==> flow/design.v <==
module alu_unit(
    input wire [3:0] alu_operand1,  
    input wire [3:0] alu_operand2,  
    input wire [2:0] alu_op,        
    output reg [3:0] alu_result,    
    output reg zero_flag,           
    output reg negative_flag,       
    output reg carry_flag,          
    output reg overflow_flag        
);
    always @(*) begin
        alu_result = 4'h0;
        zero_flag = 1'b0;
        negative_flag = 1'b0;
        carry_flag = 1'b0;
        overflow_flag = 1'b0;
        case (alu_op)
            3'b000: begin  
                alu_result = alu_operand1 + alu_operand2;
                carry_flag = (alu_operand1 + alu_operand2) > 4'b1111;  
                overflow_flag = ((!alu_operand1[3] && !alu_operand2[3] && alu_result[3]) || (alu_operand1[3] && alu_operand2[3] && !alu_result[3]));  
            end
            3'b001: begin  
                alu_result = alu_operand1 - alu_operand2;
                carry_flag = (alu_operand1 >= alu_operand2);  
                overflow_flag = ((alu_operand1[3] && !alu_operand2[3] && !alu_result[3]) || (!alu_operand1[3] && alu_operand2[3] && alu_result[3]));  
            end
            3'b010: begin  
                alu_result = alu_operand1 & alu_operand2;
            end
            3'b011: begin  
                alu_result = alu_operand1 | alu_operand2;
            end
            3'b100: begin  
                alu_result = alu_operand1 ^ alu_operand2;
            end
            3'b101: begin  
                alu_result = ($signed(alu_operand1) < $signed(alu_operand2)) ? 4'h1 : 4'h0;
            end
            default: begin
                alu_result = 4'h0;  
            end
        endcase
        if (alu_result == 4'h0)
            zero_flag = 1'b1;
        if (alu_result[3] == 1'b1)  
            negative_flag = 1'b1;
    end
endmodule
module archon_hazard_override_unit (
    input wire                 clk,  
    input wire                 rst_n,  
    input wire [7:0]           internal_entropy_score_val,  
    input wire [15:0]          chaos_score_val,             
    input wire                 anomaly_detected_val,        
    input wire [7:0]           branch_miss_rate_tracker,    
    input wire [7:0]           cache_miss_rate_tracker,     
    input wire [7:0]           exec_pressure_tracker,       
    input wire [1:0]           ml_predicted_action,  
    input wire [20:0]          scaled_flush_threshold,      
    input wire [20:0]          scaled_stall_threshold,      
    output reg                override_flush_sig,          
    output reg                override_stall_sig,          
    output reg [1:0]          hazard_detected_level        
);
    reg [3:0] W_entropy;  
    reg [3:0] W_chaos;  
    reg [3:0] W_branch;  
    reg [3:0] W_cache;  
    reg [3:0] W_exec;  
    wire [11:0] weighted_entropy_score;    
    wire [19:0] weighted_chaos_score;      
    wire [11:0] weighted_branch_miss_score;  
    wire [11:0] weighted_cache_miss_score;   
    wire [11:0] weighted_exec_pressure_score;  
    wire [20:0] total_combined_hazard_score;  
    always @(*) begin
        case (ml_predicted_action)
            2'b00: begin  
                W_entropy = 4'd8;    
                W_chaos   = 4'd7;
                W_branch  = 4'd5;    
                W_cache   = 4'd6;
                W_exec    = 4'd4;    
            end
            2'b01: begin  
                W_entropy = 4'd10;  
                W_chaos   = 4'd9;
                W_branch  = 4'd7;    
                W_cache   = 4'd8;
                W_exec    = 4'd3;    
            end
            2'b10: begin  
                W_entropy = 4'd12;  
                W_chaos   = 4'd11;
                W_branch  = 4'd9;    
                W_cache   = 4'd10;
                W_exec    = 4'd2;    
            end
            2'b11: begin  
                W_entropy = 4'd15;  
                W_chaos   = 4'd15;  
                W_branch  = 4'd13;  
                W_cache    = 4'd14;  
                W_exec    = 4'd1;    
            end
            default: begin  
                W_entropy = 4'd8; W_chaos = 4'd7; W_branch = 4'd5; W_cache = 4'd6; W_exec = 4'd4;
            end
        endcase
    end
    assign weighted_entropy_score   = internal_entropy_score_val * W_entropy;
    assign weighted_chaos_score     = chaos_score_val * W_chaos;
    assign weighted_branch_miss_score = branch_miss_rate_tracker * W_branch;
    assign weighted_cache_miss_score    = cache_miss_rate_tracker * W_cache;  
    assign weighted_exec_pressure_score = exec_pressure_tracker * W_exec;
    assign total_combined_hazard_score =
        weighted_entropy_score +
        weighted_chaos_score +
        weighted_branch_miss_score +
        weighted_cache_miss_score +
        weighted_exec_pressure_score;
    always @(*) begin
        override_flush_sig = 1'b0;  
        override_stall_sig = 1'b0;  
        hazard_detected_level = 2'b00;  
        if (anomaly_detected_val) begin
            override_flush_sig = 1'b1;
            hazard_detected_level = 2'b11;  
        end else begin
            if (total_combined_hazard_score > scaled_flush_threshold) begin
                override_flush_sig = 1'b1;
                hazard_detected_level = 2'b10;  
            end else if (total_combined_hazard_score > scaled_stall_threshold) begin
                override_stall_sig = 1'b1;
                hazard_detected_level = 2'b01;  
            end else begin
                override_flush_sig = 1'b0;
                override_stall_sig = 1'b0;
                hazard_detected_level = 2'b00;  
            end
        end
    end
endmodule
module branch_target_buffer(
    input wire clk,
    input wire reset,
    input wire [3:0] pc_in,              
    input wire [3:0] branch_resolved_pc,  
    input wire branch_resolved_pc_valid,  
    input wire [3:0] branch_resolved_target_pc,  
    input wire branch_resolved_taken,  
    output wire [3:0] predicted_next_pc,  
    output wire predicted_taken          
);
    reg [4:0] btb_table [0:15];  
    integer i;  
    assign predicted_next_pc = btb_table[pc_in][3:0];
    assign predicted_taken = btb_table[pc_in][4];
    always @(posedge clk or posedge reset) begin
        if (reset) begin
            for (i = 0; i < 16; i = i + 1) begin  
                btb_table[i] <= 5'b0_0000;
            end
        end else begin
            if (branch_resolved_pc_valid) begin
                btb_table[branch_resolved_pc] <= {branch_resolved_taken, branch_resolved_target_pc};
            end
        end
    end
endmodule
module chaos_detector(
    input wire clk,
    input wire reset,
    input wire branch_mispredicted,  
    input wire [3:0] mem_access_addr,  
    input wire [3:0] data_mem_read_data,  
    output reg [15:0] chaos_score_out  
);
    always @(posedge clk or posedge reset) begin
        if (reset) begin
            chaos_score_out <= 16'h0000;
        end else begin
            if (branch_mispredicted) begin
                chaos_score_out <= chaos_score_out + 16'h0100;  
            end
            if (mem_access_addr == 4'hF && data_mem_read_data == 4'h5) begin  
                chaos_score_out <= chaos_score_out + 16'h0050;
            end
            if (chaos_score_out > 16'h0000) begin
                chaos_score_out <= chaos_score_out - 16'h0001;
            end
        end
    end
endmodule
module data_mem(
    input wire clk,              
    input wire reset,            
    input wire mem_write_enable,  
    input wire mem_read_enable,   
    input wire [3:0] addr,        
    input wire [3:0] write_data,  
    output reg [3:0] read_data    
);
    reg [3:0] dmem [0:15];  
    integer i;  
    always @(posedge clk or posedge reset) begin
        if (reset) begin
            for (i = 0; i < 16; i = i + 1) begin
                dmem[i] <= 4'h0;
            end
        end else if (mem_write_enable) begin
            dmem[addr] <= write_data;
        end
    end
    always @(posedge clk or posedge reset) begin
        if (reset) begin
            read_data <= 4'h0;
        end else if (mem_read_enable) begin
            read_data <= dmem[addr];
        end
    end
endmodule
module entropy_trigger_decoder(
    input wire [7:0] entropy_in,     
    output reg [1:0] signal_class    
);
    parameter THRESHOLD_LOW_TO_MID = 8'd85;      
    parameter THRESHOLD_MID_TO_CRITICAL = 8'd170;  
    always @(*) begin
        if (entropy_in <= THRESHOLD_LOW_TO_MID) begin
            signal_class = 2'b00;  
        end else if (entropy_in <= THRESHOLD_MID_TO_CRITICAL) begin
            signal_class = 2'b01;  
        end else begin
            signal_class = 2'b10;  
        end
    end
endmodule
module fsm_entropy_overlay (
    input wire clk,
    input wire rst_n,  
    input wire [1:0] ml_predicted_action,     
    input wire [7:0] internal_entropy_score,  
    input wire internal_hazard_flag,          
    input wire [1:0] classified_entropy_level,  
    input wire [2:0] instr_type,              
    input wire analog_lock_override,          
    input wire analog_flush_override,         
    input wire quantum_override_signal,       
    input wire shock_detected_in,             
    input wire [1:0] mission_profile_in,        
    input wire override_authentication_valid_in,  
    input wire [7:0] entropy_threshold_fsm_in,  
    output reg [1:0] fsm_state,               
    output reg [7:0] entropy_log_out,         
    output reg [2:0] instr_type_log_out       
);
    localparam STATE_NORMAL    = 2'b00;  
    localparam STATE_STALL     = 2'b01;  
    localparam STATE_FLUSH     = 2'b10;  
    localparam STATE_LOCK      = 2'b11;  
    localparam ML_OK    = 2'b00;  
    localparam ML_STALL = 2'b01;  
    localparam ML_FLUSH = 2'b10;  
    localparam ML_LOCK  = 2'b11;  
    localparam ENTROPY_LOW      = 2'b00;  
    localparam ENTROPY_MID      = 2'b01;  
    localparam ENTROPY_CRITICAL = 2'b10;  
    localparam INSTR_TYPE_ALU    = 3'b000;  
    localparam INSTR_TYPE_LOAD   = 3'b001;  
    localparam INSTR_TYPE_STORE  = 3'b010;  
    localparam INSTR_TYPE_BRANCH = 3'b011;  
    localparam INSTR_TYPE_JUMP   = 3'b100;  
    localparam INSTR_TYPE_OTHER  = 3'b111;  
    localparam MISSION_NORMAL     = 2'b00;
    localparam MISSION_HIGH_THREAT= 2'b01;
    localparam MISSION_DIAGNOSTIC = 2'b10;
    reg [1:0] current_state, next_state;
    always @(posedge clk or negedge rst_n) begin
        if (!rst_n) begin
            current_state <= STATE_NORMAL;
            entropy_log_out <= 8'h00;
            instr_type_log_out <= INSTR_TYPE_OTHER;
        end else begin
            current_state <= next_state;
            entropy_log_out <= internal_entropy_score;
            instr_type_log_out <= instr_type;
        end
    end
    always @(*) begin
        next_state = current_state;
        if (quantum_override_signal) begin
            next_state = STATE_LOCK;
        end
        else if (override_authentication_valid_in && analog_lock_override) begin
            next_state = STATE_LOCK;
        end
        else if (override_authentication_valid_in && analog_flush_override) begin
            next_state = STATE_FLUSH;
        end
        else if (shock_detected_in) begin
            if (current_state == STATE_STALL || current_state == STATE_FLUSH) begin
                next_state = STATE_LOCK;
            end else begin  
                next_state = STATE_FLUSH;
            end
        end
        else begin
            case (current_state)
                STATE_NORMAL: begin
                    case (ml_predicted_action)
                        ML_STALL: next_state = STATE_STALL;
                        ML_FLUSH: next_state = STATE_FLUSH;
                        ML_LOCK:  next_state = STATE_LOCK;
                        default: begin  
                            if (internal_hazard_flag) begin
                                next_state = STATE_STALL;  
                            end
                            else if (classified_entropy_level == ENTROPY_CRITICAL) begin
                                if (mission_profile_in == MISSION_HIGH_THREAT) begin
                                    next_state = STATE_LOCK;  
                                end else begin
                                    next_state = STATE_FLUSH;
                                end
                            end
                            else if (internal_entropy_score > entropy_threshold_fsm_in) begin  
                                if (mission_profile_in == MISSION_HIGH_THREAT) begin
                                    next_state = STATE_FLUSH;  
                                end else begin
                                    next_state = STATE_STALL;  
                                end
                            end
                            else if (classified_entropy_level == ENTROPY_MID) begin
                                case (instr_type)
                                    INSTR_TYPE_BRANCH, INSTR_TYPE_JUMP: next_state = STATE_STALL;
                                    INSTR_TYPE_LOAD, INSTR_TYPE_STORE: begin
                                        if (mission_profile_in == MISSION_HIGH_THREAT) begin
                                            next_state = STATE_FLUSH;  
                                        end else begin
                                            next_state = STATE_STALL;
                                        end
                                    end
                                    default: next_state = STATE_NORMAL;  
                                endcase
                            end
                        end
                    endcase
                end
                STATE_STALL: begin
                    case (ml_predicted_action)
                        ML_FLUSH: next_state = STATE_FLUSH;
                        ML_LOCK:  next_state = STATE_LOCK;
                        default: begin  
                            if (ml_predicted_action == ML_OK &&
                                !internal_hazard_flag &&
                                classified_entropy_level == ENTROPY_LOW &&
                                internal_entropy_score <= entropy_threshold_fsm_in) begin
                                next_state = STATE_NORMAL;  
                            end
                        end
                    endcase
                end
                STATE_FLUSH: begin
                    case (ml_predicted_action)
                        ML_LOCK: next_state = STATE_LOCK;
                        default: begin  
                            if (ml_predicted_action == ML_OK &&
                                !internal_hazard_flag &&
                                classified_entropy_level == ENTROPY_LOW &&
                                internal_entropy_score <= entropy_threshold_fsm_in) begin
                                next_state = STATE_NORMAL;  
                            end
                            else if (ml_predicted_action == ML_STALL) begin
                                next_state = STATE_STALL;
                            end
                        end
                    endcase
                end
                STATE_LOCK: begin
                    if (!quantum_override_signal &&
                        !(override_authentication_valid_in && analog_lock_override) &&  
                        !shock_detected_in &&  
                        ml_predicted_action != ML_LOCK &&  
                        !internal_hazard_flag &&  
                        classified_entropy_level != ENTROPY_CRITICAL &&  
                        internal_entropy_score <= entropy_threshold_fsm_in) begin  
                        next_state = STATE_NORMAL;  
                    end else begin
                        next_state = STATE_LOCK;  
                    end
                end
                default:
                    next_state = STATE_NORMAL;  
            endcase
        end
    end
    always @(*) begin  
        fsm_state = current_state;
    end
endmodule
module instruction_ram(
    input wire clk,              
    input wire reset,            
    input wire [3:0] pc_in,      
    output wire [15:0] instr_opcode  
);
    reg [15:0] rom_data;
    always @(*) begin
        case (pc_in)
            4'd0: rom_data = 16'h1234;
            4'd1: rom_data = 16'h2452;
            4'd2: rom_data = 16'h3678;
            4'd3: rom_data = 16'h4891;
            4'd4: rom_data = 16'h5ABA;
            4'd5: rom_data = 16'h6CDE;
            4'd6: rom_data = 16'h7F01;
            4'd7: rom_data = 16'h8002;
            4'd8: rom_data = 16'h9123;
            default: rom_data = 16'h0000;
        endcase
    end
    assign instr_opcode = rom_data;
endmodule
module pattern_detector(
    input clk,
    input reset,
    input wire zero_flag_current,
    input wire negative_flag_current,
    input wire carry_flag_current,
    input wire overflow_flag_current,
    output wire anomaly_detected_out  
);
    parameter HISTORY_DEPTH = 3;  
    reg [HISTORY_DEPTH-1:0] zero_flag_history;
    reg [HISTORY_DEPTH-1:0] negative_flag_history;
    reg [HISTORY_DEPTH-1:0] carry_flag_history;
    reg [HISTORY_DEPTH-1:0] overflow_flag_history;
    always @(posedge clk or posedge reset) begin
        if (reset) begin
            zero_flag_history <= 'b0;
            negative_flag_history <= 'b0;
            carry_flag_history <= 'b0;
            overflow_flag_history <= 'b0;
        end else begin
            zero_flag_history <= {zero_flag_history[HISTORY_DEPTH-2:0], zero_flag_current};
            negative_flag_history <= {negative_flag_history[HISTORY_DEPTH-2:0], negative_flag_current};
            carry_flag_history <= {carry_flag_history[HISTORY_DEPTH-2:0], carry_flag_current};
            overflow_flag_history <= {overflow_flag_history[HISTORY_DEPTH-2:0], overflow_flag_current};
        end
    end
    wire pattern1_match;
    wire pattern2_match;
    assign pattern1_match = (!zero_flag_history[2]) && (negative_flag_history[1]) && (carry_flag_history[0]);
    assign pattern2_match = (carry_flag_history[2]) && (!overflow_flag_history[1]) && (!zero_flag_history[0]);
    assign anomaly_detected_out = pattern1_match || pattern2_match;
endmodule
module quantum_entropy_detector(
    input wire clk,
    input wire reset,
    input wire [3:0] instr_opcode,  
    input wire [3:0] alu_result,    
    input wire zero_flag,           
    output reg [7:0] entropy_score_out  
);
    always @(posedge clk or posedge reset) begin
        if (reset) begin
            entropy_score_out <= 8'h00;
        end else begin
            if (instr_opcode != 4'h9) begin  
                if (alu_result == 4'h0 && !zero_flag) begin  
                    entropy_score_out <= entropy_score_out + 8'h10;  
                end else if (entropy_score_out < 8'hFF) begin  
                    entropy_score_out <= entropy_score_out + 8'h01;
                end
            end else begin
                if (entropy_score_out > 8'h00)
                    entropy_score_out <= entropy_score_out - 8'h01;
            end
        end
    end
endmodule
module register_file(
    input wire clk,              
    input wire reset,            
    input wire regfile_write_enable,  
    input wire [2:0] write_addr,  
    input wire [3:0] write_data,  
    input wire [2:0] read_addr1,  
    input wire [2:0] read_addr2,  
    output wire [3:0] read_data1,  
    output wire [3:0] read_data2   
);
    reg [3:0] registers [0:7];
    integer i;  
    always @(posedge clk or posedge reset) begin
        if (reset) begin
            for (i = 0; i < 8; i = i + 1) begin  
                registers[i] <= 4'h0;
            end
        end else if (regfile_write_enable) begin
            if (write_addr != 3'b000) begin
                registers[write_addr] <= write_data;
            end
        end
    end
    assign read_data1 = (read_addr1 == 3'b000) ? 4'h0 : registers[read_addr1];  
    assign read_data2 = (read_addr2 == 3'b000) ? 4'h0 : registers[read_addr2];  
endmodule
module entropy_shock_filter (
    input wire clk,
    input wire reset,  
    input wire [7:0] analog_entropy_in,  
    output reg shock_detected
);
reg [7:0] prev_sample;  
reg [7:0] delta;        
parameter [7:0] THRESHOLD = 8'd20;  
always @(posedge clk or posedge reset) begin
    if (reset) begin
        prev_sample <= 8'd0;
        delta <= 8'd0;
        shock_detected <= 1'b0;
    end else begin
        if (analog_entropy_in > prev_sample) begin
            delta <= analog_entropy_in - prev_sample;
        end else begin
            delta <= prev_sample - analog_entropy_in;
        end
        prev_sample <= analog_entropy_in;
        if (delta > THRESHOLD) begin
            shock_detected <= 1'b1;
        end else begin
            shock_detected <= 1'b0;
        end
    end
end
endmodule
module trigger_authorizer (
    input wire clk,                   
    input wire rst_n,                 
    input wire [7:0] entropy_score,   
    input wire analog_spike_detected, 
    input wire ml_risk_flag,          
    input wire manual_lock,           
    output wire enable_fire            
);
    localparam [2:0]  
        IDLE            = 3'b000,  
        CHECK           = 3'b001,  
        READY_TO_FIRE   = 3'b010,  
        LOCKED          = 3'b011,  
        FORCED_ABORT    = 3'b100;  
    reg [2:0] current_state;  
    reg [2:0] next_state;     
    localparam ENTROPY_FIRE_THRESHOLD = 8'd100;  
    reg enable_fire_pulse_reg;
    always @(posedge clk or negedge rst_n) begin
        if (!rst_n) begin
            current_state <= IDLE;
            enable_fire_pulse_reg <= 1'b0;
        end else begin
            current_state <= next_state;
            if (next_state == READY_TO_FIRE && current_state != READY_TO_FIRE) begin
                enable_fire_pulse_reg <= 1'b1;  
            end else begin
                enable_fire_pulse_reg <= 1'b0;  
            end
        end
    end
    always @(*) begin
        next_state = current_state;
        if (manual_lock) begin
            next_state = LOCKED;  
        end
        else if (analog_spike_detected || ml_risk_flag || (entropy_score >= ENTROPY_FIRE_THRESHOLD)) begin
            next_state = FORCED_ABORT;  
        end
        else begin
            case (current_state)
                IDLE: begin
                    next_state = CHECK;
                end
                CHECK: begin
                    if (!analog_spike_detected && !ml_risk_flag && (entropy_score < ENTROPY_FIRE_THRESHOLD) && !manual_lock) begin
                        next_state = READY_TO_FIRE;  
                    end else begin
                        next_state = IDLE;
                    end
                end
                READY_TO_FIRE: begin
                    next_state = IDLE;
                end
                LOCKED: begin
                    next_state = LOCKED;  
                end
                FORCED_ABORT: begin
                    next_state = FORCED_ABORT;  
                end
                default: begin
                    next_state = IDLE;
                end
            endcase
        end
    end
    assign enable_fire = enable_fire_pulse_reg;
endmodule
module pipeline_cpu(
    input wire clk,
    input wire reset,  
    input wire [15:0] external_entropy_in,  
    input wire [7:0] analog_entropy_raw_in,  
    input wire [1:0] ml_predicted_action,  
    input wire ml_risk_flag_in,          
    input wire manual_lock_in,           
    input wire internal_hazard_flag_for_fsm,  
    input wire analog_lock_override_in,   
    input wire analog_flush_override_in,  
    input wire quantum_override_signal_in,  
    input wire [1:0] mission_profile_in,         
    input wire override_authentication_valid_in,  
    input wire [7:0] entropy_threshold_fsm_in,   
    output wire [3:0] debug_pc,          
    output wire [15:0] debug_instr,       
    output wire debug_stall,             
    output wire debug_flush,             
    output wire debug_lock,              
    output wire [7:0] debug_fsm_entropy_log,  
    output wire [2:0] debug_fsm_instr_type_log,  
    output wire debug_hazard_flag,       
    output wire [1:0] debug_fsm_state,   
    output wire debug_shock_detected,    
    output wire [1:0] debug_classified_entropy,  
    output wire enable_fire_pulse_out     
);
    wire rst_n = ~reset;
    reg [3:0] pc_reg;
    wire [15:0] if_instr;
    wire [3:0] if_pc_plus_1;
    reg [3:0] next_pc;
    reg [3:0] if_id_pc_plus_1_reg;
    reg [15:0] if_id_instr_reg;
    wire [3:0] id_pc_plus_1;
    wire [15:0] id_instr;
    wire [3:0] id_operand1;
    wire [3:0] id_operand2;
    wire [2:0] id_rs1_addr;
    wire [2:0] id_rs2_addr;
    wire [2:0] id_rd_addr;
    reg [2:0] id_alu_op;
    wire [3:0] id_immediate;
    wire id_reg_write_enable;
    wire id_mem_read_enable;
    wire id_mem_write_enable;
    wire id_is_branch_inst;
    wire id_is_jump_inst;
    wire [3:0] id_branch_target;
    reg [2:0] instr_type_to_fsm_comb;
    reg [2:0] instr_type_to_fsm_reg;     
    wire [3:0] ex_opcode_from_ex_stage;  
    reg [3:0] id_ex_pc_plus_1_reg;
    reg [3:0] id_ex_operand1_reg;
    reg [3:0] id_ex_operand2_reg;
    reg [2:0] id_ex_rd_addr_reg;
    reg [2:0] id_ex_alu_op_reg;
    reg id_ex_reg_write_enable_reg;
    reg id_ex_mem_read_enable_reg;
    reg id_ex_mem_write_enable_reg;
    reg id_ex_is_branch_inst_reg;
    reg id_ex_is_jump_inst_reg;
    reg [3:0] id_ex_branch_target_reg;
    reg [15:0] id_ex_instr_reg;
    reg [3:0] id_ex_branch_pc_reg;
    wire [3:0] ex_alu_operand1;
    wire [3:0] ex_alu_operand2;
    wire [3:0] ex_alu_result;
    wire ex_zero_flag;
    wire ex_negative_flag;
    wire ex_carry_flag;
    wire ex_overflow_flag;
    wire [2:0] ex_rd_addr;
    wire ex_reg_write_enable;
    wire ex_mem_read_enable;
    wire ex_mem_write_enable;
    wire ex_is_branch_inst;
    wire ex_is_jump_inst;
    wire [3:0] ex_branch_target;
    wire [3:0] ex_branch_pc;
    reg [3:0] ex_mem_alu_result_reg;
    reg [3:0] ex_mem_mem_write_data_reg;
    reg [2:0] ex_mem_rd_addr_reg;
    reg ex_mem_reg_write_enable_reg;
    reg ex_mem_mem_read_enable_reg;
    reg ex_mem_mem_write_enable_reg;
    reg ex_mem_zero_flag_reg;
    reg ex_mem_is_branch_inst_reg;
    reg ex_mem_is_jump_inst_reg;
    reg [3:0] ex_mem_pc_plus_1_reg;
    reg [3:0] ex_mem_branch_target_reg;
    reg [3:0] ex_mem_branch_pc_reg;
    wire [3:0] mem_read_data;
    wire [3:0] mem_alu_result;
    wire [2:0] mem_rd_addr;
    wire mem_reg_write_enable;
    wire mem_mem_read_enable;
    wire mem_mem_write_enable;
    wire [3:0] mem_mem_addr;
    wire branch_actual_taken;
    wire branch_mispredicted_local;
    reg branch_mispredicted;
    wire [3:0] branch_resolved_pc;
    wire [3:0] branch_resolved_target_pc;
    reg [3:0] mem_wb_write_data_reg;
    reg [2:0] mem_wb_rd_addr_reg;
    reg mem_wb_reg_write_enable_reg;
    wire [3:0] wb_write_data;
    wire [2:0] wb_rd_addr;
    wire wb_reg_write_enable;
    wire pipeline_stall;
    wire pipeline_flush;
    reg [7:0] exec_pressure_counter;
    reg [7:0] cache_miss_rate_dummy;  
    wire aho_override_flush_req;
    wire aho_override_stall_req;
    wire [1:0] aho_hazard_level;
    wire new_fsm_internal_hazard_flag;
    wire [1:0] new_fsm_control_signal;
    wire [7:0] new_fsm_entropy_log;
    wire [2:0] new_fsm_instr_type_log;
    wire shock_detected_internal;  
    localparam AHO_SCALED_FLUSH_THRESH = 21'd1000000;  
    localparam AHO_SCALED_STALL_THRESH = 21'd500000;   
    wire [1:0] classified_entropy_level_wire;  
    wire [7:0] debug_branch_miss_rate;
    reg [7:0] branch_miss_rate_counter;
    wire pd_anomaly_detected_out;
    wire pd_reset;  
    wire trigger_enable_fire_internal;
    instruction_ram i_imem (
        .clk(clk),
        .reset(reset),
        .pc_in(pc_reg),
        .instr_opcode(if_instr)
    );
    register_file i_regfile (
        .clk(clk),
        .reset(reset),
        .regfile_write_enable(wb_reg_write_enable),
        .write_addr(wb_rd_addr),
        .write_data(wb_write_data),
        .read_addr1(id_rs1_addr),
        .read_addr2(id_rs2_addr),
        .read_data1(id_operand1),
        .read_data2(id_operand2)
    );
    alu_unit i_alu (
        .alu_operand1(ex_alu_operand1),
        .alu_operand2(ex_alu_operand2),
        .alu_op(id_ex_alu_op_reg),
        .alu_result(ex_alu_result),
        .zero_flag(ex_zero_flag),
        .negative_flag(ex_negative_flag),
        .carry_flag(ex_carry_flag),
        .overflow_flag(ex_overflow_flag)
    );
    data_mem i_dmem (
        .clk(clk),
        .reset(reset),
        .mem_write_enable(mem_mem_write_enable),
        .mem_read_enable(mem_mem_read_enable),
        .addr(mem_mem_addr),
        .write_data(ex_mem_mem_write_data_reg),
        .read_data(mem_read_data)
    );
    wire [3:0] if_btb_predicted_next_pc;
    wire if_btb_predicted_taken;
    branch_target_buffer i_btb (
        .clk(clk),
        .reset(reset),
        .pc_in(pc_reg),
        .branch_resolved_pc(branch_resolved_pc),
        .branch_resolved_pc_valid(ex_mem_is_branch_inst_reg || ex_mem_is_jump_inst_reg),
        .branch_resolved_target_pc(branch_resolved_target_pc),
        .branch_resolved_taken(branch_actual_taken),
        .predicted_next_pc(if_btb_predicted_next_pc),
        .predicted_taken(if_btb_predicted_taken)
    );
    wire [3:0] qed_instr_opcode_input;
    assign qed_instr_opcode_input = id_ex_instr_reg[15:12];
    wire qed_reset = reset;
    wire [7:0] qed_entropy_score_out;  
    quantum_entropy_detector i_qed (
        .clk(clk),
        .reset(qed_reset),
        .instr_opcode(qed_instr_opcode_input),
        .alu_result(ex_alu_result),
        .zero_flag(ex_zero_flag),
        .entropy_score_out(qed_entropy_score_out)
    );
    wire cd_reset = reset;
    wire [15:0] cd_chaos_score_out;
    chaos_detector i_chaos_detector (
        .clk(clk),
        .reset(cd_reset),
        .branch_mispredicted(branch_mispredicted),
        .mem_access_addr(mem_mem_addr),
        .data_mem_read_data(mem_read_data),
        .chaos_score_out(cd_chaos_score_out)
    );
    assign pd_reset = reset;  
    pattern_detector i_pattern_detector (
        .clk(clk),
        .reset(pd_reset),
        .zero_flag_current(ex_zero_flag),
        .negative_flag_current(ex_negative_flag),
        .carry_flag_current(ex_carry_flag),
        .overflow_flag_current(ex_overflow_flag),
        .anomaly_detected_out(pd_anomaly_detected_out)
    );
    entropy_shock_filter u_entropy_shock_filter (
        .clk(clk),
        .reset(reset),
        .analog_entropy_in(analog_entropy_raw_in),
        .shock_detected(shock_detected_internal)  
    );
    always @(posedge clk or posedge reset) begin
        if (reset) begin
            branch_miss_rate_counter <= 8'h0;
        end else begin
            if (~pipeline_stall && ~pipeline_flush) begin
                if (branch_mispredicted) begin
                    if (branch_miss_rate_counter < 8'hFF) begin
                        branch_miss_rate_counter <= branch_miss_rate_counter + 8'h1;
                    end
                end else begin  
                    if (branch_miss_rate_counter > 8'h0) begin
                        branch_miss_rate_counter <= branch_miss_rate_counter - 8'h1;
                    end
                end  
            end
        end
    end
    assign debug_branch_miss_rate = branch_miss_rate_counter;
    archon_hazard_override_unit i_aho (
        .clk(clk),
        .rst_n(rst_n),
        .internal_entropy_score_val(qed_entropy_score_out),
        .chaos_score_val(cd_chaos_score_out),
        .anomaly_detected_val(pd_anomaly_detected_out),
        .branch_miss_rate_tracker(debug_branch_miss_rate),
        .cache_miss_rate_tracker(cache_miss_rate_dummy),
        .exec_pressure_tracker(exec_pressure_counter),
        .ml_predicted_action(ml_predicted_action),  
        .scaled_flush_threshold(AHO_SCALED_FLUSH_THRESH),
        .scaled_stall_threshold(AHO_SCALED_STALL_THRESH),
        .override_flush_sig(aho_override_flush_req),
        .override_stall_sig(aho_override_stall_req),
        .hazard_detected_level(aho_hazard_level)
    );
    entropy_trigger_decoder i_entropy_decoder (
        .entropy_in(analog_entropy_raw_in),  
        .signal_class(classified_entropy_level_wire)
    );
    assign ex_opcode_from_ex_stage = id_ex_instr_reg[15:12];
    always @(*) begin
        case (ex_opcode_from_ex_stage)
            4'h1, 4'h2, 4'h3, 4'h6: instr_type_to_fsm_comb = 3'b000;  
            4'h4:                   instr_type_to_fsm_comb = 3'b001;  
            4'h5:                   instr_type_to_fsm_comb = 3'b010;  
            4'h7:                   instr_type_to_fsm_comb = 3'b011;  
            4'h8:                   instr_type_to_fsm_comb = 3'b100;  
            default:                instr_type_to_fsm_comb = 3'b111;  
        endcase
    end
    always @(posedge clk or posedge reset) begin
        if (reset) begin
            instr_type_to_fsm_reg <= 3'b111;  
        end else begin
            if (~pipeline_stall && ~pipeline_flush) begin
                instr_type_to_fsm_reg <= instr_type_to_fsm_comb;
            end
        end
    end
    assign new_fsm_internal_hazard_flag = aho_override_flush_req || aho_override_stall_req || internal_hazard_flag_for_fsm;
    fsm_entropy_overlay i_entropy_fsm (
        .clk(clk),
        .rst_n(rst_n),
        .ml_predicted_action(ml_predicted_action),  
        .internal_entropy_score(qed_entropy_score_out),
        .internal_hazard_flag(new_fsm_internal_hazard_flag),
        .classified_entropy_level(classified_entropy_level_wire),
        .instr_type(instr_type_to_fsm_reg),
        .analog_lock_override(analog_lock_override_in),
        .analog_flush_override(analog_flush_override_in),
        .quantum_override_signal(quantum_override_signal_in),
        .shock_detected_in(shock_detected_internal),  
        .mission_profile_in(mission_profile_in),
        .override_authentication_valid_in(override_authentication_valid_in),
        .entropy_threshold_fsm_in(entropy_threshold_fsm_in),
        .fsm_state(new_fsm_control_signal),
        .entropy_log_out(new_fsm_entropy_log),
        .instr_type_log_out(new_fsm_instr_type_log)
    );
    trigger_authorizer i_trigger_authorizer (
        .clk(clk),
        .rst_n(rst_n),
        .entropy_score(qed_entropy_score_out),  
        .analog_spike_detected(shock_detected_internal),  
        .ml_risk_flag(ml_risk_flag_in),          
        .manual_lock(manual_lock_in),            
        .enable_fire(trigger_enable_fire_internal)  
    );
    assign enable_fire_pulse_out = trigger_enable_fire_internal;
    wire entropy_ctrl_stall;
    wire entropy_ctrl_flush;
    assign entropy_ctrl_stall = 1'b0;
    assign entropy_ctrl_flush = 1'b0;
    assign pipeline_flush = (new_fsm_control_signal == 2'b10) ||  
                            (new_fsm_control_signal == 2'b11) ||  
                            entropy_ctrl_flush;                    
    assign pipeline_stall = (new_fsm_control_signal == 2'b01) ||  
                            (new_fsm_control_signal == 2'b11) ||  
                            entropy_ctrl_stall;                    
    always @(posedge clk or posedge reset) begin
        if (reset) begin
            exec_pressure_counter <= 8'h0;
            cache_miss_rate_dummy <= 8'h0;
        end else begin
            if (pipeline_flush) begin
                exec_pressure_counter <= 8'h0;
                cache_miss_rate_dummy <= 8'h0;
            end else if (~pipeline_stall) begin
                if (id_ex_instr_reg[15:12] != 4'h9) begin  
                    if (exec_pressure_counter < 8'hFF) begin
                        exec_pressure_counter <= exec_pressure_counter + 8'h1;
                    end
                end else begin  
                    if (exec_pressure_counter > 8'h0) begin
                        exec_pressure_counter <= exec_pressure_counter - 8'h1;
                    end
                end  
                if (cache_miss_rate_dummy < 8'hFF && (exec_pressure_counter % 5 == 0)) begin
                    cache_miss_rate_dummy <= cache_miss_rate_dummy + 8'h1;
                end else if (cache_miss_rate_dummy > 8'h0 && (exec_pressure_counter % 7 == 0)) begin
                    cache_miss_rate_dummy <= cache_miss_rate_dummy - 8'h1;
                end
            end
        end
    end
    assign if_pc_plus_1 = pc_reg + 4'b0001;
    always @(posedge clk or posedge reset) begin
        if (reset) begin
            pc_reg <= 4'h0;
        end else begin
            if (pipeline_flush) begin
                pc_reg <= 4'h0;
            end else if (pipeline_stall) begin
                pc_reg <= pc_reg;
            end else begin  
                pc_reg <= next_pc;
            end  
        end
    end
    always @(*) begin
        next_pc = if_pc_plus_1;
        if (ex_mem_is_jump_inst_reg) begin
            next_pc = ex_mem_branch_target_reg;
        end else if (ex_mem_is_branch_inst_reg) begin
            if (branch_actual_taken) begin
                next_pc = ex_mem_branch_target_reg;
            end else begin  
                next_pc = ex_mem_pc_plus_1_reg;
            end  
        end else if (if_btb_predicted_taken) begin
            next_pc = if_btb_predicted_next_pc;
        end
    end
    always @(posedge clk or posedge reset) begin
        if (reset) begin
            if_id_pc_plus_1_reg <= 4'h0;
            if_id_instr_reg <= 16'h0000;
        end else begin
            if (~pipeline_flush && ~pipeline_stall) begin
                if_id_pc_plus_1_reg <= if_pc_plus_1;
                if_id_instr_reg <= if_instr;
            end
        end
    end
    assign id_pc_plus_1 = if_id_pc_plus_1_reg;
    assign id_instr = if_id_instr_reg;
    wire [3:0] id_opcode = id_instr[15:12];
    assign id_rd_addr = id_instr[11:9];
    assign id_rs1_addr = id_instr[8:6];
    assign id_rs2_addr = id_instr[5:3];
    assign id_immediate = {1'b0, id_instr[2:0]};
    assign id_reg_write_enable = (id_opcode == 4'h1 || id_opcode == 4'h2 || id_opcode == 4'h3 ||
                                  id_opcode == 4'h4 || id_opcode == 4'h6 || id_opcode == 4'h0);
    assign id_mem_read_enable  = (id_opcode == 4'h4);
    assign id_mem_write_enable = (id_opcode == 4'h5);
    assign id_is_branch_inst   = (id_opcode == 4'h7);
    assign id_is_jump_inst     = (id_opcode == 4'h8);
    assign id_branch_target     = id_instr[3:0];
    always @(*) begin
        case (id_opcode)
            4'h1: id_alu_op = 3'b000;  
            4'h2: id_alu_op = 3'b000;  
            4'h3: id_alu_op = 3'b001;  
            4'h4: id_alu_op = 3'b000;  
            4'h5: id_alu_op = 3'b000;  
            4'h6: id_alu_op = 3'b100;  
            4'h7: id_alu_op = 3'b001;  
            default: id_alu_op = 3'b000;  
        endcase
    end
    wire ex_mem_writes_to_rs1_id = ex_mem_reg_write_enable_reg && (ex_mem_rd_addr_reg == id_rs1_addr);
    wire ex_mem_writes_to_rs2_id = ex_mem_reg_write_enable_reg && (ex_mem_rd_addr_reg == id_rs2_addr);
    wire mem_wb_writes_to_rs1_id = mem_wb_reg_write_enable_reg && (mem_wb_rd_addr_reg == id_rs1_addr);
    wire mem_wb_writes_to_rs2_id = mem_wb_reg_write_enable_reg && (mem_wb_rd_addr_reg == id_rs2_addr);
    wire [3:0] forward_operand1 = (ex_mem_writes_to_rs1_id && (id_rs1_addr != 3'b000)) ? ex_mem_alu_result_reg :
                                  (mem_wb_writes_to_rs1_id && (id_rs1_addr != 3'b000)) ? mem_wb_write_data_reg :
                                  id_operand1;
    wire [3:0] forward_operand2 = (ex_mem_writes_to_rs2_id && (id_rs2_addr != 3'b000)) ? ex_mem_alu_result_reg :
                                  (mem_wb_writes_to_rs2_id && (id_rs2_addr != 3'b000)) ? mem_wb_write_data_reg :
                                  id_operand2;
    always @(posedge clk or posedge reset) begin
        if (reset) begin
            id_ex_pc_plus_1_reg <= 4'h0;
            id_ex_operand1_reg <= 4'h0;
            id_ex_operand2_reg <= 4'h0;
            id_ex_rd_addr_reg <= 3'h0;
            id_ex_alu_op_reg <= 3'h0;
            id_ex_reg_write_enable_reg <= 1'b0;
            id_ex_mem_read_enable_reg <= 1'b0;
            id_ex_mem_write_enable_reg <= 1'b0;
            id_ex_is_branch_inst_reg <= 1'b0;
            id_ex_is_jump_inst_reg <= 1'b0;
            id_ex_branch_target_reg <= 4'h0;
            id_ex_instr_reg <= 16'h0000;
            id_ex_branch_pc_reg <= 4'h0;
        end else begin
            if (~pipeline_flush && ~pipeline_stall) begin
                id_ex_pc_plus_1_reg <= id_pc_plus_1;
                id_ex_operand1_reg <= forward_operand1;
                id_ex_operand2_reg <= (id_opcode == 4'h2 || id_opcode == 4'h4 || id_opcode == 4'h5) ? id_immediate : forward_operand2;
                id_ex_rd_addr_reg <= id_rd_addr;
                id_ex_alu_op_reg <= id_alu_op;
                id_ex_reg_write_enable_reg <= id_reg_write_enable;
                id_ex_mem_read_enable_reg <= id_mem_read_enable;
                id_ex_mem_write_enable_reg <= id_mem_write_enable;
                id_ex_is_branch_inst_reg <= id_is_branch_inst;
                id_ex_is_jump_inst_reg <= id_is_jump_inst;
                id_ex_branch_target_reg <= id_branch_target;
                id_ex_instr_reg <= id_instr;
                id_ex_branch_pc_reg <= id_pc_plus_1 - 4'h1;
            end
        end
    end
    assign ex_alu_operand1 = id_ex_operand1_reg;
    assign ex_alu_operand2 = id_ex_operand2_reg;
    assign ex_rd_addr = id_ex_rd_addr_reg;
    assign ex_reg_write_enable = id_ex_reg_write_enable_reg;
    assign ex_mem_read_enable = id_ex_mem_read_enable_reg;
    assign ex_mem_write_enable = id_ex_mem_write_enable_reg;
    assign ex_is_branch_inst = id_ex_is_branch_inst_reg;
    assign ex_is_jump_inst = id_ex_is_jump_inst_reg;
    assign ex_branch_target = id_ex_branch_target_reg;
    assign ex_branch_pc = id_ex_branch_pc_reg;
    wire [3:0] actual_branch_target_calc;
    assign actual_branch_target_calc = ex_branch_pc + ex_branch_target;
    always @(posedge clk or posedge reset) begin
        if (reset) begin
            ex_mem_alu_result_reg       <= 4'h0;
            ex_mem_mem_write_data_reg   <= 4'h0;
            ex_mem_rd_addr_reg          <= 3'h0;
            ex_mem_reg_write_enable_reg <= 1'b0;
            ex_mem_mem_read_enable_reg  <= 1'b0;
            ex_mem_mem_write_enable_reg <= 1'b0;
            ex_mem_zero_flag_reg        <= 1'b0;
            ex_mem_is_branch_inst_reg   <= 1'b0;
            ex_mem_is_jump_inst_reg     <= 1'b0;
            ex_mem_pc_plus_1_reg        <= 4'h0;
            ex_mem_branch_target_reg    <= 4'h0;
            ex_mem_branch_pc_reg        <= 4'h0;
        end else begin
            if (~pipeline_flush && ~pipeline_stall) begin
                ex_mem_alu_result_reg       <= ex_alu_result;
                ex_mem_mem_write_data_reg   <= ex_alu_operand2;
                ex_mem_rd_addr_reg          <= ex_rd_addr;
                ex_mem_reg_write_enable_reg <= ex_reg_write_enable;
                ex_mem_mem_read_enable_reg  <= ex_mem_read_enable;
                ex_mem_mem_write_enable_reg <= ex_mem_write_enable;
                ex_mem_zero_flag_reg        <= ex_zero_flag;
                ex_mem_is_branch_inst_reg   <= ex_is_branch_inst;
                ex_mem_is_jump_inst_reg     <= ex_is_jump_inst;
                ex_mem_pc_plus_1_reg        <= id_ex_pc_plus_1_reg;
                ex_mem_branch_target_reg    <= actual_branch_target_calc;
                ex_mem_branch_pc_reg        <= ex_branch_pc;
            end
        end
    end
    assign mem_alu_result = ex_mem_alu_result_reg;
    assign mem_rd_addr = ex_mem_rd_addr_reg;
    assign mem_reg_write_enable = ex_mem_reg_write_enable_reg;
    assign mem_mem_read_enable = ex_mem_mem_read_enable_reg;
    assign mem_mem_write_enable = ex_mem_mem_write_enable_reg;
    assign mem_mem_addr = ex_mem_alu_result_reg;
    assign branch_actual_taken = ex_mem_is_branch_inst_reg && ex_mem_zero_flag_reg;
    assign branch_resolved_pc = ex_mem_branch_pc_reg;
    assign branch_resolved_target_pc = ex_mem_branch_target_reg;
    assign branch_mispredicted_local =
        (ex_mem_is_branch_inst_reg || ex_mem_is_jump_inst_reg) ?
            (ex_mem_is_branch_inst_reg ?
                ((if_btb_predicted_taken != branch_actual_taken) ||
                 (branch_actual_taken && (if_btb_predicted_next_pc != branch_resolved_target_pc))) :
                (ex_mem_is_jump_inst_reg && (if_btb_predicted_next_pc != branch_resolved_target_pc))) : 1'b0;
    always @(posedge clk or posedge reset) begin
        if (reset) begin
            branch_mispredicted <= 1'b0;
        end else begin
            if (~pipeline_stall && ~pipeline_flush) begin
                branch_mispredicted <= branch_mispredicted_local;
            end
        end
    end
    always @(posedge clk or posedge reset) begin
        if (reset) begin
            mem_wb_write_data_reg <= 4'h0;
            mem_wb_rd_addr_reg <= 3'h0;
            mem_wb_reg_write_enable_reg <= 1'b0;
        end else begin
            if (~pipeline_flush && ~pipeline_stall) begin
                if (mem_mem_read_enable) begin
                    mem_wb_write_data_reg <= mem_read_data;
                end else begin  
                    mem_wb_write_data_reg <= mem_alu_result;
                end  
                mem_wb_rd_addr_reg <= mem_rd_addr;
                mem_wb_reg_write_enable_reg <= mem_reg_write_enable;
            end
        end
    end
    assign wb_write_data = mem_wb_write_data_reg;
    assign wb_rd_addr = mem_wb_rd_addr_reg;
    assign wb_reg_write_enable = mem_wb_reg_write_enable_reg;
    assign debug_pc = pc_reg;
    assign debug_instr = if_instr;
    assign debug_stall = pipeline_stall;
    assign debug_flush = pipeline_flush;
    assign debug_lock = (new_fsm_control_signal == 2'b11);
    assign debug_fsm_entropy_log = new_fsm_entropy_log;
    assign debug_fsm_instr_type_log = new_fsm_instr_type_log;
    assign debug_hazard_flag = new_fsm_internal_hazard_flag;
    assign debug_fsm_state = new_fsm_control_signal;
    assign debug_shock_detected = shock_detected_internal;
    assign debug_classified_entropy = classified_entropy_level_wire;
endmodule
module archon_top (
    input wire clk,
    input wire reset,  
    input wire [15:0] external_entropy_in,  
    input wire [7:0] analog_entropy_raw,    
    input wire [1:0] ml_predicted_action,  
    input wire ml_risk_flag_top,           
    input wire manual_lock_top,            
    input wire analog_lock_override,
    input wire analog_flush_override,
    input wire quantum_override_signal,  
    input wire [1:0] mission_profile,          
    input wire override_authentication_valid,  
    input wire [7:0] entropy_threshold_fsm,    
    output wire [3:0] cpu_debug_pc,
    output wire [15:0] cpu_debug_instr,
    output wire cpu_debug_stall,
    output wire cpu_debug_flush,
    output wire cpu_debug_lock,
    output wire [7:0] cpu_debug_fsm_entropy_log,
    output wire [2:0] cpu_debug_fsm_instr_type_log,
    output wire cpu_debug_hazard_flag,
    output wire [1:0] cpu_debug_fsm_state,
    output wire cpu_debug_shock_detected,
    output wire [1:0] cpu_debug_classified_entropy,
    output wire system_enable_fire_pulse  
);
    wire archon_top_internal_hazard_to_cpu = 1'b0;  
    pipeline_cpu u_pipeline_cpu (
        .clk(clk),
        .reset(reset),
        .external_entropy_in(external_entropy_in),
        .analog_entropy_raw_in(analog_entropy_raw),
        .ml_predicted_action(ml_predicted_action),  
        .ml_risk_flag_in(ml_risk_flag_top),
        .manual_lock_in(manual_lock_top),
        .internal_hazard_flag_for_fsm(archon_top_internal_hazard_to_cpu),
        .analog_lock_override_in(analog_lock_override),
        .analog_flush_override_in(analog_flush_override),
        .quantum_override_signal_in(quantum_override_signal),
        .mission_profile_in(mission_profile),
        .override_authentication_valid_in(override_authentication_valid),
        .entropy_threshold_fsm_in(entropy_threshold_fsm),
        .debug_pc(cpu_debug_pc),
        .debug_instr(cpu_debug_instr),
        .debug_stall(cpu_debug_stall),
        .debug_flush(cpu_debug_flush),
        .debug_lock(cpu_debug_lock),
        .debug_fsm_entropy_log(cpu_debug_fsm_entropy_log),
        .debug_fsm_instr_type_log(cpu_debug_fsm_instr_type_log),
        .debug_hazard_flag(cpu_debug_hazard_flag),
        .debug_fsm_state(cpu_debug_fsm_state),
        .debug_shock_detected(cpu_debug_shock_detected),
        .debug_classified_entropy(cpu_debug_classified_entropy),
        .enable_fire_pulse_out(system_enable_fire_pulse)
    );
endmodule
### From RTL to reports: archon_top

The steps from the RTL of archon_top to its reports follow in flow order.
Line numbers count from 1 in the design file above.
Operators carry their Yosys type and port widths (W data, S select, Z words).
Library cell names are shortened.
A cell with - has no value.

| set-up | value |
|---|---|
| design top | archon_top |
| clock port | clk |
| cell library | sky130hd |
| corner | tt_025C_1v80 |

### Word-level counts

Counts by Yosys on the flattened word-level netlist (proc, flatten, opt, wreduce). Print and check cells are left out. Cells with the same type and inputs are merged into one.
Yosys's memory passes give these memory sizes; they may raise the number of words (mostly to a power of two), join words into wider ones and drop unused or constant bits.

| bit counts | value |
|---|---|
| register bits | 377 |
| bits in read-only memories | 304 |
| word width x clocked read ports | 3 |
| memory cells | 2 |
| output and inout port bits | 41 |

| cells by class | value |
|---|---|
| add/sub/neg operators | 23 |
| multipliers | 5 |
| divide/modulo/power cells | 2 |
| $lt $le $gt $ge | 22 |
| equality and inequality tests | 114 |
| multiplexer cells | 85 |
| bitwise logic cells | 5 |
| reductions and logical operators | 144 |

Memories:

| memory | words | width | rd ports | write ports | line | RTL |
|---|---|---|---|---|---|---|
| (no name shown) | 16 | 16 | 1 | 0 | 410 | `case (pc_in)` |
| (no name shown) | 16 | 3 | 1 | 0 | 866 | `case (ex_opcode_from_ex_stage)` |

Operators by type and width:

| kind | number |
|---|---|
| $mod A8 B3 Y32 const B | 2 |
| $mul A8 B4 Y12 | 4 |
| $mux W8 | 17 |
| $eq A4 B4 Y1 const B | 25 |
| $mul A16 B4 Y20 | 1 |
| $pmux W5 S16 | 1 |
| $pmux W4 S4 | 5 |
| $reduce_and A2 Y1 | 34 |
| $eq A4 B3 Y1 const B | 17 |
| $logic_not A32 Y1 | 2 |
| $pmux W4 S16 | 1 |
| $add A21 B12 Y21 | 3 |
| $mux W4 | 14 |
| $pmux W4 S7 | 2 |
| $eq A3 B3 Y1 const B | 16 |
| $mux W16 | 3 |
| $logic_and A1 B1 Y1 | 43 |
| $eq A3 B2 Y1 const B | 12 |
| $mux W2 | 17 |
| $eq A4 B2 Y1 const B | 8 |
| $add A8 B1 Y8 const B | 4 |
| $sub A8 B1 Y8 const B | 4 |
| $gt A8 B1 Y1 const B | 4 |
| $lt A8 B8 Y1 const B | 4 |
| $reduce_and A3 Y1 | 10 |
| $pmux W4 S6 | 1 |
| $add A12 B20 Y21 | 1 |
| $gt A21 B19 Y1 const B | 1 |

Other operator kinds: 55; their cells: 144.

### Depth

Yosys ltp: most cells in a row. Word level: on the elaborated netlist, between registers, memories and ports. Mapped: between sequential cells and ports; inverters and the memories' decode and read muxes count.

| depth | value |
|---|---|
| word-level depth | 23 |
| ABC_AREA | 1 |
| gate-level depth with buffers | 50 |
| mapped depth without buffers | 49 |

### Netlist

Source: synth_stat.txt of the flow (Yosys; design flattened, memories mapped). It holds for the ABC_AREA given above (unset counts as 0); a run with the other value may have another netlist.
The area totals of this step are shown rounded.

Cells by type:

| cell | number | area in all (um^2) |
|---|---|---|
| dfrtp_1 | 358 | 8.96E+03 |
| fa_1 | 145 | 2.9E+03 |
| nand2_1 | 723 | 2.71E+03 |
| ha_1 | 204 | 2.55E+03 |
| inv_1 | 502 | 1.88E+03 |
| o21ai_0 | 340 | 1.7E+03 |
| nor2_1 | 214 | 803.27 |
| a21oi_1 | 103 | 515.494 |
| nand3_1 | 99 | 495.475 |
| xor2_1 | 40 | 350.336 |
| a221oi_1 | 32 | 280.269 |
| xnor2_1 | 27 | 236.477 |
| dfstp_2 | 8 | 210.202 |
| nand4_1 | 32 | 200.192 |
| clkbuf_1 | 52 | 195.187 |
| o22ai_1 | 29 | 181.424 |
| nor3_1 | 34 | 170.163 |
| a22o_1 | 18 | 157.651 |

Other cell types: 45; their cells: 195.

| mapped netlist | value |
|---|---|
| cell count | 3,155 |
| synthesis area | 26,000 um^2 |
| sequential part of the area | 9,170 um^2 |
| flip-flop cells | 366 |
| buffer cells | 64 |

### Timing after synthesis

Source: OpenSTA report_checks on the synthesized netlist (no wires, ideal clock, input and output delay 20% of the period each), path of least setup slack; recovery checks are left aside. Register names are those of the netlist, which keeps one name where synthesis merged equal registers.

| timing path post-synthesis | value |
|---|---|
| kind | input to output |
| from | input ml_predicted_action[0] |
| to | output cpu_debug_hazard_flag |
| period | 20.0 ns |
| arrival time | 11.352 ns |
| data required time | 16.000 ns |
| setup slack | 4.648 ns |
| delay of the path | 7.352 ns |
| stages | 35 |
| path buffers | 4 |
| synthesis period reached | 15.352 ns |

"delay of the path" = arrival - input delay + setup time.
A path that ends at an output port has no setup time.
"stages": output pins that drive a net of the path, with the launching flip-flop's if there is one; two outputs of one cell count as two.
"synthesis period reached" = period - worst setup slack (recovery checks aside). The figure is calculated, with input and output delays left at 20% of the set period.
Between the ends stands the longest chain of elaborated cells between them, by number of cells; it is not shown to be the way that was timed. Of several equally long chains one is given.
Each line given opens the expression or statement behind the cell; cells for indexed reads and writes are added by Yosys, which also makes memories of some case tables.

| on the way, post-synthesis | value |
|---|---|
| cells stage by stage | clkbuf_1 -> clkbuf_1 -> inv_1 -> ha_1 -> clkbuf_1 -> inv_1 -> clkbuf_1 -> nand2_1 -> fa_1 -> fa_1 -> fa_1 -> inv_1 -> fa_1 -> fa_1 -> fa_1 -> inv_1 -> fa_1 -> inv_1 -> ha_1 -> a21oi_1 -> nand2_1 -> nand2_1 -> nand2_1 -> nand2_1 -> nand2_1 -> nand2_1 -> o211ai_1 -> a21boi_0 -> o21ai_0 -> nand2_1 -> nand2_1 -> nor3_1 -> a21boi_0 -> nand2_1 -> nand3_1 |
| cells in the longest elaborated chain | 12 |
| elaborated cells on any way between the ends | 26 |

RTL lines, path post-synthesis:

| what | line | RTL |
|---|---|---|
| start: declaration | 1162 | `input wire [1:0] ml_predicted_action,` |
| $eq A2 B2 Y1 | 78 | `case (ml_predicted_action)` |
| $pmux W4 S4 | 78 |  |
| $mul A8 B4 Y12 | 112 |  |
| $add A12 B20 Y21 | 118 |  |
| $add A21 B12 Y21 (3 in a row) | 118 |  |
| $gt A21 B19 Y1 | 134 |  |
| $mux W1 | 134 |  |
| $mux W1 | 131 |  |
| $mux W1 | 127 | `if (anomaly_detected_val) begin` |
| $logic_or A1 B1 Y1 | 884 | `assign new_fsm_internal_hazard_flag = aho_override_flush_req \|\| aho_override_stall_req \|\| internal_hazard_flag ...` |
| end: declaration | 1178 | `output wire cpu_debug_hazard_flag,` |

### Path in the finished layout

Path of least setup slack in the final report of entry A (OpenROAD, finished layout, wires in). Where an end is a register, its clock arrival counts in the times.

| timing path post-layout | value |
|---|---|
| kind | input to output |
| from | input ml_predicted_action[0] |
| to | output cpu_debug_hazard_flag |
| period | 20.9 ns |
| arrival time | 15.05 ns |
| data required time | 16.72 ns |
| setup slack | 1.67 ns |
| stages | 37 |
| path buffers | 6 |

Between the ends stands the longest chain of elaborated cells between them, by number of cells; it is not shown to be the way that was timed. Of several equally long chains one is given.

| on the way, post-layout | value |
|---|---|
| cells stage by stage | clkdlybuf4s50_1 -> clkbuf_1 -> clkbuf_1 -> inv_1 -> ha_1 -> clkbuf_1 -> inv_1 -> clkbuf_1 -> nand2_1 -> fa_1 -> fa_1 -> fa_1 -> inv_1 -> fa_1 -> fa_1 -> fa_1 -> inv_1 -> fa_1 -> inv_1 -> ha_1 -> a21oi_1 -> nand2_1 -> nand2_1 -> nand2_1 -> nand2_1 -> nand2_1 -> nand2_1 -> o211ai_1 -> a21boi_0 -> o21ai_0 -> nand2_1 -> nand2_1 -> nor3_1 -> a21boi_0 -> nand2_1 -> nand3_1 -> clkdlybuf4s50_1 |
| cells in the longest elaborated chain | 12 |
| elaborated cells on any way between the ends | 26 |

RTL lines, path post-layout:

| what | line | RTL |
|---|---|---|
| start: declaration | 1162 | `input wire [1:0] ml_predicted_action,` |
| $eq A2 B2 Y1 | 78 | `case (ml_predicted_action)` |
| $pmux W4 S4 | 78 |  |
| $mul A8 B4 Y12 | 112 |  |
| $add A12 B20 Y21 | 118 |  |
| $add A21 B12 Y21 (3 in a row) | 118 |  |
| $gt A21 B19 Y1 | 134 |  |
| $mux W1 | 134 |  |
| $mux W1 | 131 |  |
| $mux W1 | 127 | `if (anomaly_detected_val) begin` |
| $logic_or A1 B1 Y1 | 884 | `assign new_fsm_internal_hazard_flag = aho_override_flush_req \|\| aho_override_stall_req \|\| internal_hazard_flag ...` |
| end: declaration | 1178 | `output wire cpu_debug_hazard_flag,` |

Add stored flow runs of archon_top

Design archon_top on sky130hd. What follows are 6 stored runs of the flow, each under its own settings; their order means nothing. The constraints put input and output delay at 20% of the set period each and load the outputs with 0.01 pF.
By "clock period achieved" is meant the clock period of the run minus its worst setup slack. This is arithmetic on one report: input and output delays are still those of the set period (20% each).
By "total power after layout" is meant OpenSTA's value without simulated activity: inputs other than the clock are taken to toggle once in ten clock periods, and the tool carries that through the logic.
The measured numbers are rounded.

#### Entry A

| setting | value |
|---|---|
| ABC_AREA | `1` |
| CAP_MARGIN | `5` |
| CELL_PAD_IN_SITES_DETAIL_PLACEMENT | `2` |
| CORE_ASPECT_RATIO | `1.55` |
| CORE_UTILIZATION | `32` |
| CTS_CLUSTER_DIAMETER | `146` |
| CTS_CLUSTER_SIZE | `100` |
| GPL_ROUTABILITY_DRIVEN | `0` |
| GPL_TIMING_DRIVEN | `0` |
| HOLD_SLACK_MARGIN | `-0.01` |
| TNS_END_PERCENT | `80` |
| period_ns | `20.9` |
| CORE_MARGIN | `2` |
| SLEW_MARGIN | `20` |

| result | value |
|---|---|
| netlist area reported by Yosys | 26,000 um^2 |
| full die area | 83,700 um^2 |
| std-cell area (final layout) | 28,500 um^2 |
| worst setup slack after layout | 1.67 ns |
| setup TNS | 0.000 ns |
| final worst hold slack | 0.391 ns |
| total power after layout | 4,910 µW |
| clock period achieved | 19.235 ns |

#### Entry B

| setting | value |
|---|---|
| ABC_AREA | `1` |
| CAP_MARGIN | `15` |
| CORE_ASPECT_RATIO | `1.13` |
| CORE_MARGIN | `9` |
| CORE_UTILIZATION | `51` |
| MAX_ROUTING_LAYER | `met4` |
| PLACE_DENSITY_LB_ADDON | `0.22` |
| SLEW_MARGIN | `15` |
| TNS_END_PERCENT | `95` |
| period_ns | `17.6` |

| result | value |
|---|---|
| netlist area reported by Yosys | 26,000 um^2 |
| full die area | 59,500 um^2 |
| std-cell area (final layout) | 28,700 um^2 |
| worst setup slack after layout | 1.57 ns |
| setup TNS | 0.000 ns |
| final worst hold slack | 0.351 ns |
| total power after layout | 5,500 µW |
| clock period achieved | 16.032 ns |

#### Entry C

| setting | value |
|---|---|
| ABC_AREA | `0` |
| CAP_MARGIN | `5` |
| CELL_PAD_IN_SITES_DETAIL_PLACEMENT | `2` |
| CORE_ASPECT_RATIO | `0.89` |
| CORE_UTILIZATION | `32` |
| CTS_CLUSTER_DIAMETER | `146` |
| CTS_CLUSTER_SIZE | `100` |
| GPL_ROUTABILITY_DRIVEN | `1` |
| GPL_TIMING_DRIVEN | `0` |
| HOLD_SLACK_MARGIN | `-0.01` |
| TNS_END_PERCENT | `80` |
| period_ns | `20.9` |
| CORE_MARGIN | `2` |
| SLEW_MARGIN | `20` |

| result | value |
|---|---|
| netlist area reported by Yosys | 27,700 um^2 |
| full die area | 88,900 um^2 |
| std-cell area (final layout) | 30,300 um^2 |
| worst setup slack after layout | 1.77 ns |
| setup TNS | 0.000 ns |
| final worst hold slack | 0.381 ns |
| total power after layout | 1,780 µW |
| clock period achieved | 19.125 ns |

#### Entry D

| setting | value |
|---|---|
| CORE_UTILIZATION | `40` |
| period_ns | `17.8` |
| CAP_MARGIN | `20` |
| CORE_MARGIN | `2` |
| SLEW_MARGIN | `20` |

| result | value |
|---|---|
| netlist area reported by Yosys | 27,700 um^2 |
| full die area | 71,300 um^2 |
| std-cell area (final layout) | 30,700 um^2 |
| worst setup slack after layout | 1.50 ns |
| setup TNS | 0.000 ns |
| final worst hold slack | 0.348 ns |
| total power after layout | 2,460 µW |
| clock period achieved | 16.304 ns |

#### Entry E

| setting | value |
|---|---|
| CORE_UTILIZATION | `40` |
| period_ns | `23.1` |
| CAP_MARGIN | `20` |
| CORE_MARGIN | `2` |
| SLEW_MARGIN | `20` |

| result | value |
|---|---|
| netlist area reported by Yosys | 27,700 um^2 |
| full die area | 71,300 um^2 |
| std-cell area (final layout) | 30,700 um^2 |
| worst setup slack after layout | 4.29 ns |
| setup TNS | 0.000 ns |
| final worst hold slack | 0.354 ns |
| total power after layout | 1,900 µW |
| clock period achieved | 18.815 ns |

#### Entry F

| setting | value |
|---|---|
| CELL_PAD_IN_SITES_DETAIL_PLACEMENT | `1` |
| CORE_UTILIZATION | `26` |
| GPL_TIMING_DRIVEN | `0` |
| PLACE_DENSITY_LB_ADDON | `0.16` |
| period_ns | `13.7` |
| CAP_MARGIN | `20` |
| CORE_MARGIN | `2` |
| SLEW_MARGIN | `20` |

| result | value |
|---|---|
| netlist area reported by Yosys | 27,700 um^2 |
| full die area | 109,000 um^2 |
| std-cell area (final layout) | 32,200 um^2 |
| worst setup slack after layout | 0.331 ns |
| setup TNS | 0.000 ns |
| final worst hold slack | 0.347 ns |
| total power after layout | 3,490 µW |
| clock period achieved | 13.369 ns |
